==> flow/design.v <==
module flex_counter
#(
	parameter NUM_CNT_BITS = 4
)
(
	input wire clk,
	input wire n_rst,
	input wire clear,
	input wire count_enable,
	input wire [(NUM_CNT_BITS-1):0] rollover_val,
	output logic [(NUM_CNT_BITS-1):0] count_out,
	output logic rollover_flag
);
	logic [(NUM_CNT_BITS-1):0] next_count;  
	logic next_rollover_flag;
	always_ff @ (posedge clk, negedge n_rst) begin
	if (n_rst == 1'b0) begin  
		rollover_flag <= 0;
		count_out <= 0;
	end
	else begin
		count_out <= next_count;
		rollover_flag <= next_rollover_flag;
	end
	end
	always_comb begin
	  next_count = count_out;
	  next_rollover_flag = 0;
	  if (clear == 1'b1) begin 
		next_count = 0;
	  end
	  else if ((rollover_val == count_out) && (count_enable == 1)) begin
		next_count = 1;
	  end
	  else if (count_enable == 1) begin 
		next_count = count_out + 1; 
	  end
	  if (rollover_val == next_count) begin 
		next_rollover_flag = 1'b1; 
	  end
	end
endmodule
module counter(
    input clk,
          n_rst,
          cnt_up,
          clear,
    output one_k_samples
);
flex_counter 
					#(
                        .NUM_CNT_BITS(10)
					)
					A1 (
                    .clk(clk), 
					.n_rst(n_rst), 
					.clear(clear), 
					.count_enable(cnt_up), 	
					.rollover_val(10'd1000),
					.count_out(),
					.rollover_flag(one_k_samples)
                    );
endmodule
module magnitude(
    input logic  [16:0] in,
    output logic [15:0] out
);
always_comb begin
    if (in[16] == 1'b1) begin  
        out = ~(in[15:0]) + 1;
    end
    else begin
        out = in[15:0];
    end
end
endmodule
module datapath (
    input  logic        clk,
    input  logic        n_reset,
    input  logic [2:0]  op,
    input  logic [3:0]  src1,
    input  logic [3:0]  src2,
    input  logic [3:0]  dest,
    input  logic [15:0] ext_data1,
    input  logic [15:0] ext_data2,
    output logic [16:0] outreg_data,
    output logic        overflow
);
    logic        w_en;
    logic [1:0]  w_data_sel;
    logic [1:0]  alu_op;
    logic [16:0] src1_data, src2_data, alu_result, dest_data;
    always_comb begin
        w_en = 1'b0;
        w_data_sel = 2'b10;
        alu_op = 2'b00;
        case (op)
            3'b001: begin w_en = 1'b1; w_data_sel = 2'b10; alu_op = 2'b00; end
            3'b010: begin w_en = 1'b1; w_data_sel = 2'b00; end
            3'b011: begin w_en = 1'b1; w_data_sel = 2'b01; end
            3'b100: begin w_en = 1'b1; w_data_sel = 2'b10; alu_op = 2'b01; end
            3'b101: begin w_en = 1'b1; w_data_sel = 2'b10; alu_op = 2'b10; end
            3'b110: begin w_en = 1'b1; w_data_sel = 2'b10; alu_op = 2'b11; end
            default: ;
        endcase
    end
    alu CORE (.src1_data(src1_data), .src2_data(src2_data), .alu_op(alu_op),
              .result(alu_result), .overflow(overflow));
    always_comb begin
        case (w_data_sel)
            2'b00:   dest_data = {1'b0, ext_data1};
            2'b01:   dest_data = {1'b0, ext_data2};
            default: dest_data = alu_result;
        endcase
    end
    register_file RF (.clk(clk), .n_reset(n_reset), .w_en(w_en),
                      .r1_sel(src1), .r2_sel(src2), .w_sel(dest),
                      .w_data(dest_data), .r1_data(src1_data),
                      .r2_data(src2_data), .outreg_data(outreg_data));
endmodule
module alu (
    input  logic [16:0] src1_data,
    input  logic [16:0] src2_data,
    input  logic [1:0]  alu_op,
    output logic [16:0] result,
    output logic        overflow
);
    logic [17:0] large_sum, large_dif;
    logic [31:0] full_mult;
    assign large_sum = {src1_data[16], src1_data} + {src2_data[16], src2_data};
    assign large_dif = {src1_data[16], src1_data} - {src2_data[16], src2_data};
    assign full_mult = src1_data[15:0] * src2_data[15:0];
    always_comb begin
        case (alu_op)
            2'b00: begin result = src1_data; overflow = 1'b0; end
            2'b01: begin result = large_sum[16:0]; overflow = large_sum[17] ^ large_sum[16]; end
            2'b10: begin result = large_dif[16:0]; overflow = large_dif[17] ^ large_dif[16]; end
            default: begin result = {1'b0, full_mult[30:15]}; overflow = full_mult[31]; end
        endcase
    end
endmodule
module register_file (
    input  logic        clk,
    input  logic        n_reset,
    input  logic        w_en,
    input  logic [3:0]  r1_sel,
    input  logic [3:0]  r2_sel,
    input  logic [3:0]  w_sel,
    input  logic [16:0] w_data,
    output logic [16:0] r1_data,
    output logic [16:0] r2_data,
    output logic [16:0] outreg_data
);
    logic [16:0] regs_matrix [15:0];
    always_ff @ (posedge clk, negedge n_reset) begin
        if (!n_reset) begin
            for (int i = 0; i < 16; i++) regs_matrix[i] <= 17'd0;
        end
        else if (w_en) begin
            regs_matrix[w_sel] <= w_data;
        end
    end
    assign r1_data = regs_matrix[r1_sel];
    assign r2_data = regs_matrix[r2_sel];
    assign outreg_data = regs_matrix[0];
endmodule
module controller (
    input clk,
          n_rst,
    input logic dr,
                lc,
                overflow,
    output logic cnt_up,
                 clear,
                 modwait,
    output reg [2:0] op,
    output reg [3:0] src1,
                     src2,
                     dest,
    output logic err,
                 processed
);
typedef enum bit[4:0] {idle, 
                    eidle, 
                    eidle2,
                    load1, 
                    load2, 
                    load3, 
                    load4, 
                    coeff1, 
                    coeff2, 
                    coeff3, 
                    coeff4, 
                    store, 
                    check, 
                    zero, 
                    sort1, 
                    sort2, 
                    sort3, 
                    sort4, 
                    mul1, 
                    mul2, 
                    mul3, 
                    mul4, 
                    sub1, 
                    sub2, 
                    add1, 
                    add2, 
                    done
}firState;
firState curstate, nexstate;
logic next_modwait, next_processed;
always_ff @ (posedge clk, negedge n_rst) begin
    if (!n_rst)begin
    curstate <= idle;
    modwait <= 0;
    processed <= 0;
    end
    else begin
    curstate <= nexstate;
    modwait <= next_modwait;
    processed <= next_processed;
    end
end
always_comb begin
    nexstate = idle;
    err = 0;
    clear = 0;
    cnt_up = 0;
    next_modwait = 0;
    next_processed = 0;
    op = 3'b000;
    src1 = 4'd0;
    src2 = 4'd0;
    dest = 4'd0;
    case (curstate) 
        idle:
            begin
                next_modwait = 0; 
                clear = 0;
                cnt_up = 0;
                op = 3'b000;
                err = 0;
                if (lc) begin
                    nexstate = load1;
                end
                else if (dr) begin
                    nexstate = store;
                    next_modwait = 1;
                end
                else begin
                    nexstate = idle;
                end
            end
        eidle:
                begin
                    err = 1;
                    next_modwait = 0;
                    nexstate = eidle2;
                end
        eidle2:
                begin
                    err = 1;
                    if (lc) begin
                        nexstate = load1;
                    end
                    else if (dr) begin
                        nexstate = store;
                    end
                    else begin
                        nexstate = eidle2; 
                    end
                end
        load1:  
                begin
                    next_modwait = 1;
                    clear = 1;
                    err = 0;
                    op = 3'b011;
                    dest = 4'd5;  
                    nexstate = coeff1;
                end
        coeff1:  
                begin
                    next_modwait = 0;
                    clear = 0;
                    op = 3'b000;
                    if (lc) begin
                        nexstate = load2;
                    end
                    else begin
                        nexstate = coeff1;
                    end
                end
        load2:
                begin
                    next_modwait = 1;
                    op = 3'b011;
                    dest = 4'd6;  
                    nexstate = coeff2;
                end
        coeff2:  
                begin
                    next_modwait = 0;
                    op = 3'b000;
                    if (lc) begin
                        nexstate = load3;
                    end
                    else begin
                        nexstate = coeff2;
                    end
                end
        load3:
                begin
                    next_modwait = 1;
                    op = 3'b011;
                    dest = 4'd7;  
                    nexstate = coeff3;
                end
        coeff3:  
                begin
                    next_modwait = 0;
                    op = 3'b000;
                    if (lc) begin
                        nexstate = load4;
                    end
                    else begin
                    nexstate = coeff3;
                    end
                end
        load4:
                begin
                  next_modwait = 1;
                  op = 3'b011;
                  dest = 4'd8;  
                  nexstate = coeff4;
                end
        coeff4:  
                begin
                    next_modwait = 0;
                    op = 3'b000;
                    nexstate = idle;
                end
        store:  
                begin
                    if (dr) begin
                    cnt_up = 1;
                    next_modwait = 1;
                    op = 3'b010;
                    dest = 4'd9;  
                    nexstate = zero;
                    end
                    else begin
                        nexstate = eidle;
                    end
                end
        zero:
                begin
                    cnt_up = 0;
                    next_modwait = 1;
                    src1 = 4'd0;
                    src2 = 4'd0;
                    dest = 4'd0;  
                    op = 3'b101;  
                    nexstate = sort1;
                end
        sort1:
                begin
                    next_modwait = 1;
                    src1 = 4'd2;
                    dest = 4'd1;  
                    op = 3'b001;  
                    nexstate = sort2;
                end
        sort2:
                begin
                    next_modwait = 1;
                    src1 = 4'd3;
                    dest = 4'd2;  
                    op = 3'b001;  
                    nexstate = sort3;
                end
        sort3:
                begin
                    next_modwait = 1;
                    src1 = 4'd4;
                    dest = 4'd3;  
                    op = 3'b001;  
                    nexstate = sort4;
                end
        sort4:
                begin
                    next_modwait = 1;
                    src1 = 4'd9;
                    dest = 4'd4;  
                    op = 3'b001;  
                    nexstate = mul1;
                end
        mul1:
                begin
                    next_modwait = 1;
                    src1 = 4'd4; 
                    src2 = 4'd5; 
                    dest = 4'd9;  
                    op = 3'b110;  
                    nexstate = sub1;
                end
        sub1:
                begin
                    next_modwait = 1;
                    src1 = 4'd0;
                    src2 = 4'd9;
                    dest = 4'd0;  
                    op = 3'b101;  
                    if (overflow) begin
                        nexstate = eidle;
                        next_processed = 1;
                    end
                    else begin
                        nexstate = mul2;
                    end
                end
        mul2: 
                begin
                    next_modwait = 1;
                    src1 = 4'd3; 
                    src2 = 4'd6; 
                    dest = 4'd9;  
                    op = 3'b110;  
                    nexstate = add1;
                end
        add1:
                begin
                    next_modwait = 1;
                    src1 = 4'd0;
                    src2 = 4'd9;
                    dest = 4'd0;  
                    op = 3'b100;  
                    if (overflow) begin
                        nexstate = eidle;
                        next_processed = 1;
                    end
                    else begin
                        nexstate = mul3;
                    end
                end
        mul3:
                begin
                    next_modwait = 1;
                    src1 = 4'd2; 
                    src2 = 4'd7; 
                    dest = 4'd9;  
                    op = 3'b110;  
                    nexstate = sub2;
                end
        sub2:
                begin
                    next_modwait = 1;
                    src1 = 4'd0;
                    src2 = 4'd9;
                    dest = 4'd0;  
                    op = 3'b101;  
                    if (overflow) begin
                        nexstate = eidle;
                        next_processed = 1;
                    end
                    else begin
                        nexstate = mul4;
                    end
                end
        mul4:
                begin
                    next_modwait = 1;
                    src1 = 4'd1; 
                    src2 = 4'd8; 
                    dest = 4'd9;  
                    op = 3'b110;  
                    nexstate = add2;
                end
        add2:
                begin
                    next_modwait = 1;
                    src1 = 4'd0;
                    src2 = 4'd9;
                    dest = 4'd0;  
                    op = 3'b100;  
                    if (overflow) begin
                        nexstate = eidle;
                        next_processed = 1;
                    end
                    else begin
                        nexstate = done;
                        next_processed = 1;
                    end
                end
        done:
                begin
                    op = 3'b000;
                    next_modwait = 0;
                    nexstate = idle;
                end
    endcase
end
endmodule
module fir_filter(
    input clk,
          n_reset,
    input logic [15:0] sample_data,
                        fir_coefficient,
    input logic load_coeff,
                data_ready,
    output logic one_k_samples,
                 processed,
                 modwait,
    output logic [15:0] fir_out,
    output logic err
);
    logic  cnt_up,
          clear,
          overflow;
    logic [2:0] op;
    logic [3:0] src1, src2, dest;
    logic [16:0] outreg_data;  
    logic done;
    assign processed = done;
    controller    B1(
                    .clk(clk),
                    .n_rst(n_reset),
                    .dr(data_ready),
                    .lc(load_coeff),
                    .overflow(overflow),
                    .cnt_up(cnt_up),
                    .clear(clear),
                    .modwait(modwait),
                    .op(op),
                    .src1(src1),
                    .src2(src2),
                    .dest(dest),
                    .err(err),
                    .processed(done)
                    );
    counter   C1(
                    .clk(clk),
                    .n_rst(n_reset),
                    .cnt_up(cnt_up),
                    .clear(clear),
                    .one_k_samples(one_k_samples)
                    );
    datapath    D1(
                    .clk(clk),
                    .n_reset(n_reset),
                    .op(op),
                    .src1(src1),
                    .src2(src2),
                    .dest(dest),
                    .ext_data1(sample_data),
                    .ext_data2(fir_coefficient),
                    .outreg_data(outreg_data),
                    .overflow(overflow)
                    );
    magnitude   E1(
                    .in(outreg_data),
                    .out(fir_out)
                    );
endmodule
module coefficient_loader(
    input clk,
          n_reset,
    input logic new_coefficient_set,
    input logic modwait,
    output logic load_coeff,
    output logic [1:0] coefficient_num,
    output logic clear_new_coefficient
);
typedef enum bit [2:0] {IDLE, 
                        F0,
                        F1,
                        F2,
			            F3} loadState;	
loadState state, nexstate;
always_ff @ (posedge clk, negedge n_reset) begin
    if(!n_reset) begin
        state <= IDLE;
    end
    else begin
        state <= nexstate;
    end
end
always_comb begin
     nexstate = state;  
     coefficient_num = 2'b00;  
     load_coeff = 0;  
     clear_new_coefficient = 0;  
    case (state)
        IDLE:
            begin
                clear_new_coefficient = 0;
                if(new_coefficient_set && !modwait) begin
                    nexstate = F0;
                end
                else begin
                    nexstate = IDLE;
                end
            end
        F0:
            begin
                coefficient_num = 2'b00;  
                if(!modwait) begin
                    load_coeff = 1;  
                end
                else if (load_coeff && !modwait) begin
                    load_coeff = 0;  
                end
                else begin
                    nexstate = F1;  
                end
            end
        F1:
            begin
                coefficient_num = 2'b01;  
                if(!modwait) begin
                    load_coeff = 1;  
                end
                else if (load_coeff) begin
                    load_coeff = 0;  
                end
                else begin
                     nexstate = F2;  
                end
            end
        F2:
            begin
                 coefficient_num = 2'b10;  
                if(!modwait) begin
                    load_coeff = 1;  
                end
                else if (load_coeff) begin
                    load_coeff = 0;  
                end
                else begin
                    nexstate = F3;  
                end
            end
        F3:
            begin
                  coefficient_num = 2'b11;  
                if(!modwait) begin
                    load_coeff = 1;  
                end
                else if (load_coeff) begin
                    load_coeff = 0;  
                end
                else begin
                    nexstate = IDLE;  
                    clear_new_coefficient = 1;  
                end
            end
    endcase 
end
endmodule
module ahb_lite_slave(
    input   clk,
            n_rst,
    output logic [15:0] sample_data,
    output logic data_ready,
                new_coefficient_set,
    input logic clear_new_coefficient,
                processed,
    input logic [1:0] coefficient_num,
    output logic [15:0] fir_coefficient,
    input logic modwait,
    input logic [15:0] fir_out,
    input logic err,
                hsel,
    input logic [3:0] haddr,
    input logic hsize,
    input logic [1:0] htrans,
    input logic hwrite,
    input logic [15:0] hwdata,
    output logic [15:0] hrdata,
    output logic hresp
);
logic [15:0] [7:0] register, nexregister; 
logic [15:0] nexhrdata, nexfir_coefficient;
logic next_data_ready;
logic write1, nexwrite1;
logic [3:0]storeadd, nexstoreadd;
always_ff @ (posedge clk, negedge n_rst) begin
if(!n_rst) begin
    hrdata <= 0;
    data_ready <= 0;
    write1 <= 0;
    storeadd <= 0;
    register[0] <= 0;
    register[1] <= 0;
    register[2] <= 0;
    register[3] <= 0;
    register[4] <= 0;
    register[5] <= 0;
    register[6] <= 0;
    register[7] <= 0;
    register[8] <= 0;
    register[9] <= 0;
    register[10] <= 0;
    register[11] <= 0;
    register[12] <= 0;
    register[13] <= 0;
    register[14] <= 0;
    register[15] <= 0;
end
else begin
    hrdata <= nexhrdata;
    data_ready <= next_data_ready;
    write1 <= nexwrite1;
    storeadd <= nexstoreadd;
    register[0] <= nexregister[0];
    register[1] <= nexregister[1];
    register[2] <= nexregister[2];
    register[3] <= nexregister[3];
    register[4] <= nexregister[4];
    register[5] <= nexregister[5];
    register[6] <= nexregister[6];
    register[7] <= nexregister[7];
    register[8] <= nexregister[8];
    register[9] <= nexregister[9];
    register[10] <= nexregister[10];
    register[11] <= nexregister[11];
    register[12] <= nexregister[12];
    register[13] <= nexregister[13];
    register[14] <= nexregister[14];
    register[15] <= nexregister[15];
end
end
always_comb begin
    hresp = 0;  
    nexhrdata = 0;  
    if(processed) begin
        next_data_ready = 0;
    end
    else begin
        next_data_ready = data_ready;  
    end
    nexwrite1 = write1;  
    nexstoreadd = storeadd;  
    nexregister[0][0] = {modwait | new_coefficient_set | data_ready | write1 | (hsel & hwrite & (htrans == 2'd2))};  
    nexregister[0][7:1] = {7'd0};  
    nexregister[1][0] = {err};  
    nexregister[1][7:1] = {7'd0};  
    nexregister[2] = fir_out[7:0];
    nexregister[3] = fir_out[15:8];
    nexregister[4] = register[4];
    nexregister[5] = register[5];
    nexregister[6] = register[6];
    nexregister[7] = register[7];
    nexregister[8] = register[8];
    nexregister[9] = register[9];
    nexregister[10] = register[10];
    nexregister[11] = register[11];
    nexregister[12] = register[12];
    nexregister[13] = register[13];
    if (clear_new_coefficient) begin
        nexregister[14] = 8'h0000;
    end
    else begin
        nexregister[14] = register[14];
    end
    nexregister[15] = register[15];
            if (write1) begin
                nexwrite1 = 0;  
                if({storeadd[3:1], 1'b0} == 4'd4) 
                begin
                    next_data_ready = 1'b1;
                end
                nexregister[{storeadd[3:1], 1'b0}] = hwdata[7:0];  
                nexregister[{storeadd[3:1], 1'b1}] = hwdata[15:8];  
            end
    if (hsel)  
    begin
        if(haddr < 0  ||  14 < haddr)
        begin
            hresp = 1;
        end
        else
        begin
            if(hwrite && (htrans == 2'd2)) 
            begin
                if(!hsize)  
                begin
                    if(!((haddr == 0)
                    | (haddr == 1)
                    | (haddr == 2)
                    | (haddr == 3))) 
                    begin
                        if(haddr[3:1] == 4'd6) 
                        begin
                            next_data_ready = 1'b1;
                        end
                        nexregister[haddr] = hwdata;  
                    end
                    else  
                    begin
                            hresp = 1;  
                    end  
                end
                else  
                begin
                    if(!((haddr == 0)
                    | (haddr == 1)
                    | (haddr == 2)
                    | (haddr == 3))) 
                    begin
                        nexwrite1 = 1;  
                        nexstoreadd = haddr;  
                    end
                    else  
                    begin
                            hresp = 1;  
                    end  
                end
            end
            else 
            begin
                if(!hsize)  
                begin
                        nexhrdata = register[haddr];  
                end
                else  
                begin
                       nexhrdata[7:0] = nexregister[{haddr[3:1], 1'b0}];  
                       nexhrdata[15:8] = nexregister[{haddr[3:1], 1'b1}];  
                end
            end
        end
    end
end
assign fir_coefficient = {register[7 + (coefficient_num * 2)], register[6 + (coefficient_num * 2)]};
assign new_coefficient_set = {register[14][0]};
assign  sample_data = {register[5], register[4]};
endmodule
module ahb_lite_fir_filter(
    input clk,
          n_rst,
    input logic hsel,
    input logic [3:0] haddr,
    input logic hsize,
    input logic [1:0] htrans,
    input logic hwrite,
    input logic [15:0] hwdata,
    output logic [15:0] hrdata,
    output logic hresp
);
logic [15:0] fir_out, sample_data, fir_coefficient;
logic [1:0] coefficient_num;
logic processed, err, modwait, data_ready, new_coefficient_set, load_coeff, clear_new_coefficient;
ahb_lite_slave AHB (.clk(clk), 
                    .n_rst(n_rst),
                    .fir_out(fir_out),
                    .modwait(modwait),
                    .err(err),
                    .sample_data(sample_data),
                    .data_ready(data_ready),
                    .fir_coefficient(fir_coefficient),
                    .new_coefficient_set(new_coefficient_set),
                    .coefficient_num(coefficient_num),
                    .clear_new_coefficient(clear_new_coefficient),
                    .hsel(hsel),
                    .htrans(htrans),
                    .haddr(haddr),
                    .hsize(hsize),
                    .hwrite(hwrite),
                    .hwdata(hwdata),
                    .hrdata(hrdata),
                    .hresp(hresp),
                    .processed(processed));
coefficient_loader CFL  (.clk(clk),
                        .n_reset(n_rst),
                        .new_coefficient_set(new_coefficient_set),
                        .modwait(modwait),
                        .load_coeff(load_coeff),
                        .coefficient_num(coefficient_num),
                        .clear_new_coefficient(clear_new_coefficient));
fir_filter FF      (.clk(clk),
                  .n_reset(n_rst),
                  .sample_data(sample_data),
                  .fir_coefficient(fir_coefficient),
                  .load_coeff(load_coeff),
                  .data_ready(data_ready),
                  .one_k_samples(),
                  .modwait(modwait),
                  .fir_out(fir_out),
                  .err(err),
                  .processed(processed)
);
endmodule
=== From RTL to reports: ahb_lite_fir_filter ===
The steps from the RTL of ahb_lite_fir_filter to its reports follow in flow order.
Lines are those of the file above, counted from 1.
Library cell names are shortened.
Not given: --

* Design top: ahb_lite_fir_filter
* Clock input: clk
* Standard-cell library: sky130hd
* Timing corner: tt_025C_1v80

=== Word level ===
Source: Yosys, flattened and elaborated. Widths are those after wreduce. Registers that Yosys merges into a memory's read port (data or address) are not register bits. Print and check cells do not count.

* Cells after elaboration: 318
* Register bits: 432
* Bits of input ports: 27
* Output and inout bits: 17

* Shifts and indexed selects: 5
* Reductions and logical operators: 49
* Bitwise logic cells: 14
* Multipliers: 1
* Equal/unequal tests: 109
* Magnitude comparators: 2
* Add/subtract/negate cells: 5
* Mux-type cells: 108

{| class="wikitable"
|+ Operators by type and width
! kind !! count
|-
| two-way mux 128 bit || 6
|-
| parallel mux 17 bit (select 16 bit) || 2
|-
| multiplier 16 x 16 -> 32 bit || 1
|-
| indexed select 128 x 8 -> 8 bit || 3
|-
| two-way mux 8 bit || 36
|-
| indexed select 128 x 32 -> 8 bit || 2
|-
| equality test 4 bit (second input constant) || 32
|-
| parallel mux 5 bit (select 24 bit) || 1
|-
| zero test 32 bit || 3
|-
| equality test 4 x 3 -> 1 bit (second input constant) || 16
|-
| two-way mux 16 bit || 4
|-
| parallel mux 17 bit (select 3 bit) || 1
|-
| equality test 5 bit (second input constant) || 10
|-
| parallel mux 4 bit (select 10 bit) || 1
|-
| parallel mux 4 bit (select 5 bit) || 2
|-
| parallel mux 17 bit (select 2 bit) || 1
|-
| AND reduction 2 bit || 16
|-
| equality test 4 x 2 -> 1 bit (second input constant) || 8
|-
| two-way mux 4 bit || 8
|-
| equality test 5 x 4 -> 1 bit (second input constant) || 6
|-
| two-way mux 1 bit || 28
|-
| equality test 3 bit (second input constant) || 9
|-
| OR reduction 4 bit || 5
|-
| equality test 5 x 3 -> 1 bit (second input constant) || 4
|-
| two-way mux 5 bit || 4
|-
| adder 17 x 17 -> 18 bit || 1
|-
| subtractor 17 x 17 -> 18 bit || 1
|-
| equality test 3 x 2 -> 1 bit (second input constant) || 6
|}

Other operator kinds: 37; their cells: 76.

=== Longest topological paths ===
Yosys ltp: most cells in a row. Word level: on the elaborated netlist, between registers, memories and ports. Mapped: between sequential cells and ports; inverters and the memories' decode and read muxes count.

* Depth in word-level cells: 13
* ABC_AREA: 0
* Gate-level depth with buffers: 35
* Mapped depth without buffers: 31

=== After synthesis ===
Source: synth_stat.txt of the flow (Yosys; design flattened, memories mapped). It holds for the ABC_AREA given above (unset counts as 0); a run with the other value may have another netlist.

* Mapped cells: 3,523
* Flip-flop cells: 420
* Area of sequential cells: 10,512.6 um2
* Buffer cells: 223
* Chip area (Yosys): 32,227.2 um2

{| class="wikitable"
|+ Cells by type
! cell !! count !! total area (um2)
|-
| dfrtp_1 || 418 || 1.05E+04
|-
| fa_1 || 195 || 3.9E+03
|-
| mux2_2 || 161 || 1.81E+03
|-
| nand2_1 || 455 || 1.71E+03
|-
| ha_1 || 136 || 1.7E+03
|-
| nor2_1 || 401 || 1.51E+03
|-
| a21oi_1 || 290 || 1.45E+03
|-
| mux4_2 || 48 || 1.08E+03
|-
| inv_1 || 278 || 1.04E+03
|-
| mux2i_1 || 89 || 890.854
|-
| o21ai_0 || 146 || 730.701
|-
| clkbuf_1 || 168 || 630.605
|-
| a221oi_1 || 38 || 332.819
|-
| a22oi_1 || 43 || 322.81
|-
| a211oi_1 || 38 || 285.274
|-
| nor2b_1 || 34 || 212.704
|-
| a21o_1 || 28 || 210.202
|-
| a311oi_1 || 24 || 210.202
|}

Other cell types: 64; their cells: 533.
By module: a second synthesis without flattening, with its own total; a netlist apart from the flattened one above.

* Cells (unflattened synthesis): 3,668
* Area (unflattened synthesis): 37,689.9 um2

Each row is one instance without its submodules.

{| class="wikitable"
|+ Modules
! module !! sequential area (um2) !! cells !! area (um2) !! times used
|-
| register_file || 6,806.5 || 1,364 || 15,394.8 || 1
|-
| alu || 0.0 || 1,199 || 10,019.6 || 1
|-
| ahb_lite_slave || 3,728.6 || 805 || 9,188.8 || 1
|-
| controller || 701.9 || 76 || 1,004.7 || 1
|-
| flex_counter (NUM_CNT_BITS=10) || 275.3 || 112 || 991.0 || 1
|-
| datapath || 0.0 || 44 || 509.2 || 1
|-
| magnitude || 0.0 || 48 || 355.3 || 1
|-
| coefficient_loader || 126.4 || 18 || 219.0 || 1
|-
| counter || 0.0 || 2 || 7.5 || 1
|-
| ahb_lite_fir_filter || 0.0 || 0 || 0.0 || 1
|-
| fir_filter || 0.0 || 0 || 0.0 || 1
|}

=== Timing after synthesis ===
Source: OpenSTA report_checks on the synthesized netlist (no wires, ideal clock, input and output delay 20% of the period each), path of least setup slack; recovery checks are left aside. Register names are those of the netlist, which keeps one name where synthesis merged equal registers.

* Path type: register to register
* Start: register FF.B1.curstate
* End: register FF.D1.RF.regs_matrix[14][7]
* Library setup time: 0.133 ns
* Delay of the path: 8.177 ns
* Clock period: 12.0 ns
* Arrival: 8.044 ns
* Buffers on the path: 4
* Path slack: 3.823 ns
* Launch time at the first pin: 0.000 ns
* Data required time: 11.867 ns
* Stages on the path: 32
* Synthesis period reached: 8.177 ns

"delay of the path" = arrival - input delay + setup time.
"stages on the path": output pins that drive a net of the path, with the launching flip-flop's if there is one; two outputs of one cell count as two.
"synthesis period reached" is the clock period less the worst setup slack; recovery checks do not enter. This is arithmetic on one report: input and output delays are still those of the set period (20% each).
An end named without its bit number is one bit of that signal or, where synthesis recoded a state register, one of its new flip-flops.
Between the ends stands the longest chain of elaborated cells between them, by number of cells; it is not shown to be the way that was timed. Of several equally long chains one is given.
A line is the first line of the expression or statement that the cell stems from. Yosys adds cells for indexed reads and writes and turns some case tables into memories.

* Cell sequence: dfrtp_1 or4_1 buf_2 nor3_1 clkbuf_1 a22oi_1 a31oi_1 clkbuf_1 ha_1 inv_1 fa_1 inv_1 fa_1 inv_1 fa_1 inv_1 fa_1 fa_1 inv_1 fa_1 inv_1 ha_1 a21oi_1 o21a_1 nor3b_1 and2_1 and3_1 o31a_1 xnor2_1 a21oi_1 buf_2 a21oi_1
* Cells in the longest elaborated chain: 8
* Elaborated cells between the ends (all ways): 87
* Source lines of those cells: 10
* Those cells by class: 2 x add/sub; 1 x mul; 58 x eq/ne; 11 x mux; 15 x reduce/logical

{| class="wikitable"
|+ RTL lines, path after synthesis
! item !! line !! source
|-
| start: declaration || 211 || <nowiki>firState curstate, nexstate;</nowiki>
|-
| start: assignment || 215 || <nowiki>curstate <= idle;</nowiki>
|-
| start: assignment || 220 || <nowiki>curstate <= nexstate;</nowiki>
|-
| equality test 5 bit || 236 || <nowiki>case (curstate)</nowiki>
|-
| OR reduction 2 bit || -- ||
|-
| parallel mux 4 bit (select 5 bit) || 236 ||
|-
| equality test 4 bit || 163 || <nowiki>assign r1_data = regs_matrix[r1_sel];</nowiki>
|-
| parallel mux 17 bit (select 16 bit) || 163 ||
|-
| multiplier 16 x 16 -> 32 bit || 132 || <nowiki>assign full_mult = src1_data[15:0] * src2_data[15:0];</nowiki>
|-
| parallel mux 17 bit (select 3 bit) || 134 || <nowiki>case (alu_op)</nowiki>
|-
| parallel mux 17 bit (select 2 bit) || 110 || <nowiki>case (w_data_sel)</nowiki>
|-
| end: assignment || 157 || <nowiki>for (int i = 0; i < 16; i++) regs_matrix[i] <= 17'd0;</nowiki>
|-
| end: assignment || 160 || <nowiki>regs_matrix[w_sel] <= w_data;</nowiki>
|-
| end: declaration || 154 || <nowiki>logic [16:0] regs_matrix [15:0];</nowiki>
|}

=== Worst path after layout ===
Path of least setup slack in the final report of job 1 (OpenROAD, finished layout, wires in). Where an end is a register, its clock arrival counts in the times.

* Path type: register to register
* Start: register FF.B1.curstate
* End: register FF.D1.RF.regs_matrix[4][13]
* Data required time: 6.66 ns
* Path slack: -1.81 ns
* Clock period: 6.15 ns
* Library setup time: 0.11 ns
* Buffers on the path: 5
* Stages on the path: 32
* Launch time at the first pin: 0.62 ns
* Arrival: 8.47 ns

An end named without its bit number is one bit of that signal or, where synthesis recoded a state register, one of its new flip-flops.
Between the ends stands the longest chain of elaborated cells between them, by number of cells; it is not shown to be the way that was timed. Of several equally long chains one is given.

* Cell sequence: dfrtp_1 buf_6 or4_4 buf_12 nor2_4 buf_12 buf_6 a22oi_1 and3_4 nor3_4 buf_4 nand2_1 fa_2 inv_1 fa_1 fa_1 fa_1 fa_1 inv_1 fa_1 inv_1 ha_4 a21oi_4 o21a_1 nor3b_4 and2_4 a211oi_2 a21o_2 or3_4 mux2i_4 a21boi_2 mux2_4
* Cells in the longest elaborated chain: 8
* Elaborated cells between the ends (all ways): 87
* Source lines of those cells: 10
* Those cells by class: 2 x add/sub; 1 x mul; 58 x eq/ne; 11 x mux; 15 x reduce/logical

{| class="wikitable"
|+ RTL lines, path after layout
! item !! line !! source
|-
| start: declaration || 211 || <nowiki>firState curstate, nexstate;</nowiki>
|-
| start: assignment || 215 || <nowiki>curstate <= idle;</nowiki>
|-
| start: assignment || 220 || <nowiki>curstate <= nexstate;</nowiki>
|-
| equality test 5 bit || 236 || <nowiki>case (curstate)</nowiki>
|-
| OR reduction 2 bit || -- ||
|-
| parallel mux 4 bit (select 5 bit) || 236 ||
|-
| equality test 4 bit || 163 || <nowiki>assign r1_data = regs_matrix[r1_sel];</nowiki>
|-
| parallel mux 17 bit (select 16 bit) || 163 ||
|-
| multiplier 16 x 16 -> 32 bit || 132 || <nowiki>assign full_mult = src1_data[15:0] * src2_data[15:0];</nowiki>
|-
| parallel mux 17 bit (select 3 bit) || 134 || <nowiki>case (alu_op)</nowiki>
|-
| parallel mux 17 bit (select 2 bit) || 110 || <nowiki>case (w_data_sel)</nowiki>
|-
| end: assignment || 157 || <nowiki>for (int i = 0; i < 16; i++) regs_matrix[i] <= 17'd0;</nowiki>
|-
| end: assignment || 160 || <nowiki>regs_matrix[w_sel] <= w_data;</nowiki>
|-
| end: declaration || 154 || <nowiki>logic [16:0] regs_matrix [15:0];</nowiki>
|}

Appendix: measured runs

Measured results for ahb_lite_fir_filter: 3 stored runs of the Yosys and OpenROAD flow on sky130hd. The settings differ; the order carries no meaning. The constraints put input and output delay at 20% of the set period each and load the outputs with 0.01 pF.
"clock period reached" is the run's clock period less its worst setup slack. It is reckoned from that one timing run; input and output delays stay at 20% of the period that was set.
"time used up by the worst setup path": the worst setup path's part of the clock period (all of it between registers, 20% less for each end at a port) less its slack. A launch clock that arrives late makes it longer, a capture clock that arrives late makes it shorter.
"power" rests on the timing tool's default activity at the inputs, not on a simulated workload.

=== Job 1 ===
{| class="wikitable"
! Setting !! Value
|-
| CELL_PAD_IN_SITES_GLOBAL_PLACEMENT || 0
|-
| CORE_UTILIZATION || 45
|-
| GPL_ROUTABILITY_DRIVEN || 1
|-
| GPL_TIMING_DRIVEN || 1
|-
| MAX_ROUTING_LAYER || met5
|-
| PLACE_DENSITY_LB_ADDON || 0.18
|-
| SETUP_SLACK_MARGIN || -0.55
|-
| SLEW_MARGIN || 35
|-
| period_ns || 6.15
|-
| CAP_MARGIN || 20
|-
| CORE_MARGIN || 2
|-
! Result !! Value
|-
| Cell area after synthesis || 32,227.2 um2
|-
| Die outline area || 73,772.0 um2
|-
| Standard-cell area of the final layout || 41,556.1 um2
|-
| Utilization of the finished layout || 0.583
|-
| Smallest setup slack || -1.805 ns
|-
| Setup TNS || -213.220 ns
|-
| Post-route worst hold slack || 0.404 ns
|-
| Power || 6,764 µW
|-
| Clock period reached || 7.955 ns
|-
| Time used up by the worst setup path || 7.96 ns
|-
| Critical path type || register to register
|}

=== Job 2 ===
{| class="wikitable"
! Setting !! Value
|-
| CAP_MARGIN || 30
|-
| CELL_PAD_IN_SITES_GLOBAL_PLACEMENT || 1
|-
| CORE_UTILIZATION || 63
|-
| CTS_CLUSTER_DIAMETER || 254
|-
| GPL_TIMING_DRIVEN || 0
|-
| HOLD_SLACK_MARGIN || 0.25
|-
| PLACE_DENSITY_LB_ADDON || 0.12
|-
| TNS_END_PERCENT || 30
|-
| period_ns || 12.0
|-
| CORE_MARGIN || 2
|-
| SLEW_MARGIN || 20
|-
! Result !! Value
|-
| Cell area after synthesis || 32,227.2 um2
|-
| Die outline area || 52,978.2 um2
|-
| Standard-cell area of the final layout || 35,318.9 um2
|-
| Utilization of the finished layout || 0.701
|-
| Smallest setup slack || 0.433 ns
|-
| Setup TNS || 0.000 ns
|-
| Post-route worst hold slack || 0.379 ns
|-
| Power || 3,349 µW
|-
| Clock period reached || 11.567 ns
|-
| Time used up by the worst setup path || 11.57 ns
|-
| Critical path type || register to register
|}

=== Job 3 ===
{| class="wikitable"
! Setting !! Value
|-
| CELL_PAD_IN_SITES_DETAIL_PLACEMENT || 0
|-
| CELL_PAD_IN_SITES_GLOBAL_PLACEMENT || 0
|-
| CORE_MARGIN || 4
|-
| CORE_UTILIZATION || 45
|-
| GPL_ROUTABILITY_DRIVEN || 0
|-
| GPL_TIMING_DRIVEN || 0
|-
| MAX_ROUTING_LAYER || met5
|-
| PLACE_DENSITY_LB_ADDON || 0.18
|-
| SETUP_SLACK_MARGIN || -0.55
|-
| SLEW_MARGIN || 35
|-
| period_ns || 6.15
|-
| CAP_MARGIN || 20
|-
! Result !! Value
|-
| Cell area after synthesis || 32,227.2 um2
|-
| Die outline area || 75,960.9 um2
|-
| Standard-cell area of the final layout || 39,017.4 um2
|-
| Utilization of the finished layout || 0.553
|-
| Smallest setup slack || -1.959 ns
|-
| Setup TNS || -252.616 ns
|-
| Post-route worst hold slack || 0.383 ns
|-
| Power || 6,532 µW
|-
| Clock period reached || 8.109 ns
|-
| Time used up by the worst setup path || 8.11 ns
|-
| Critical path type || register to register
|}
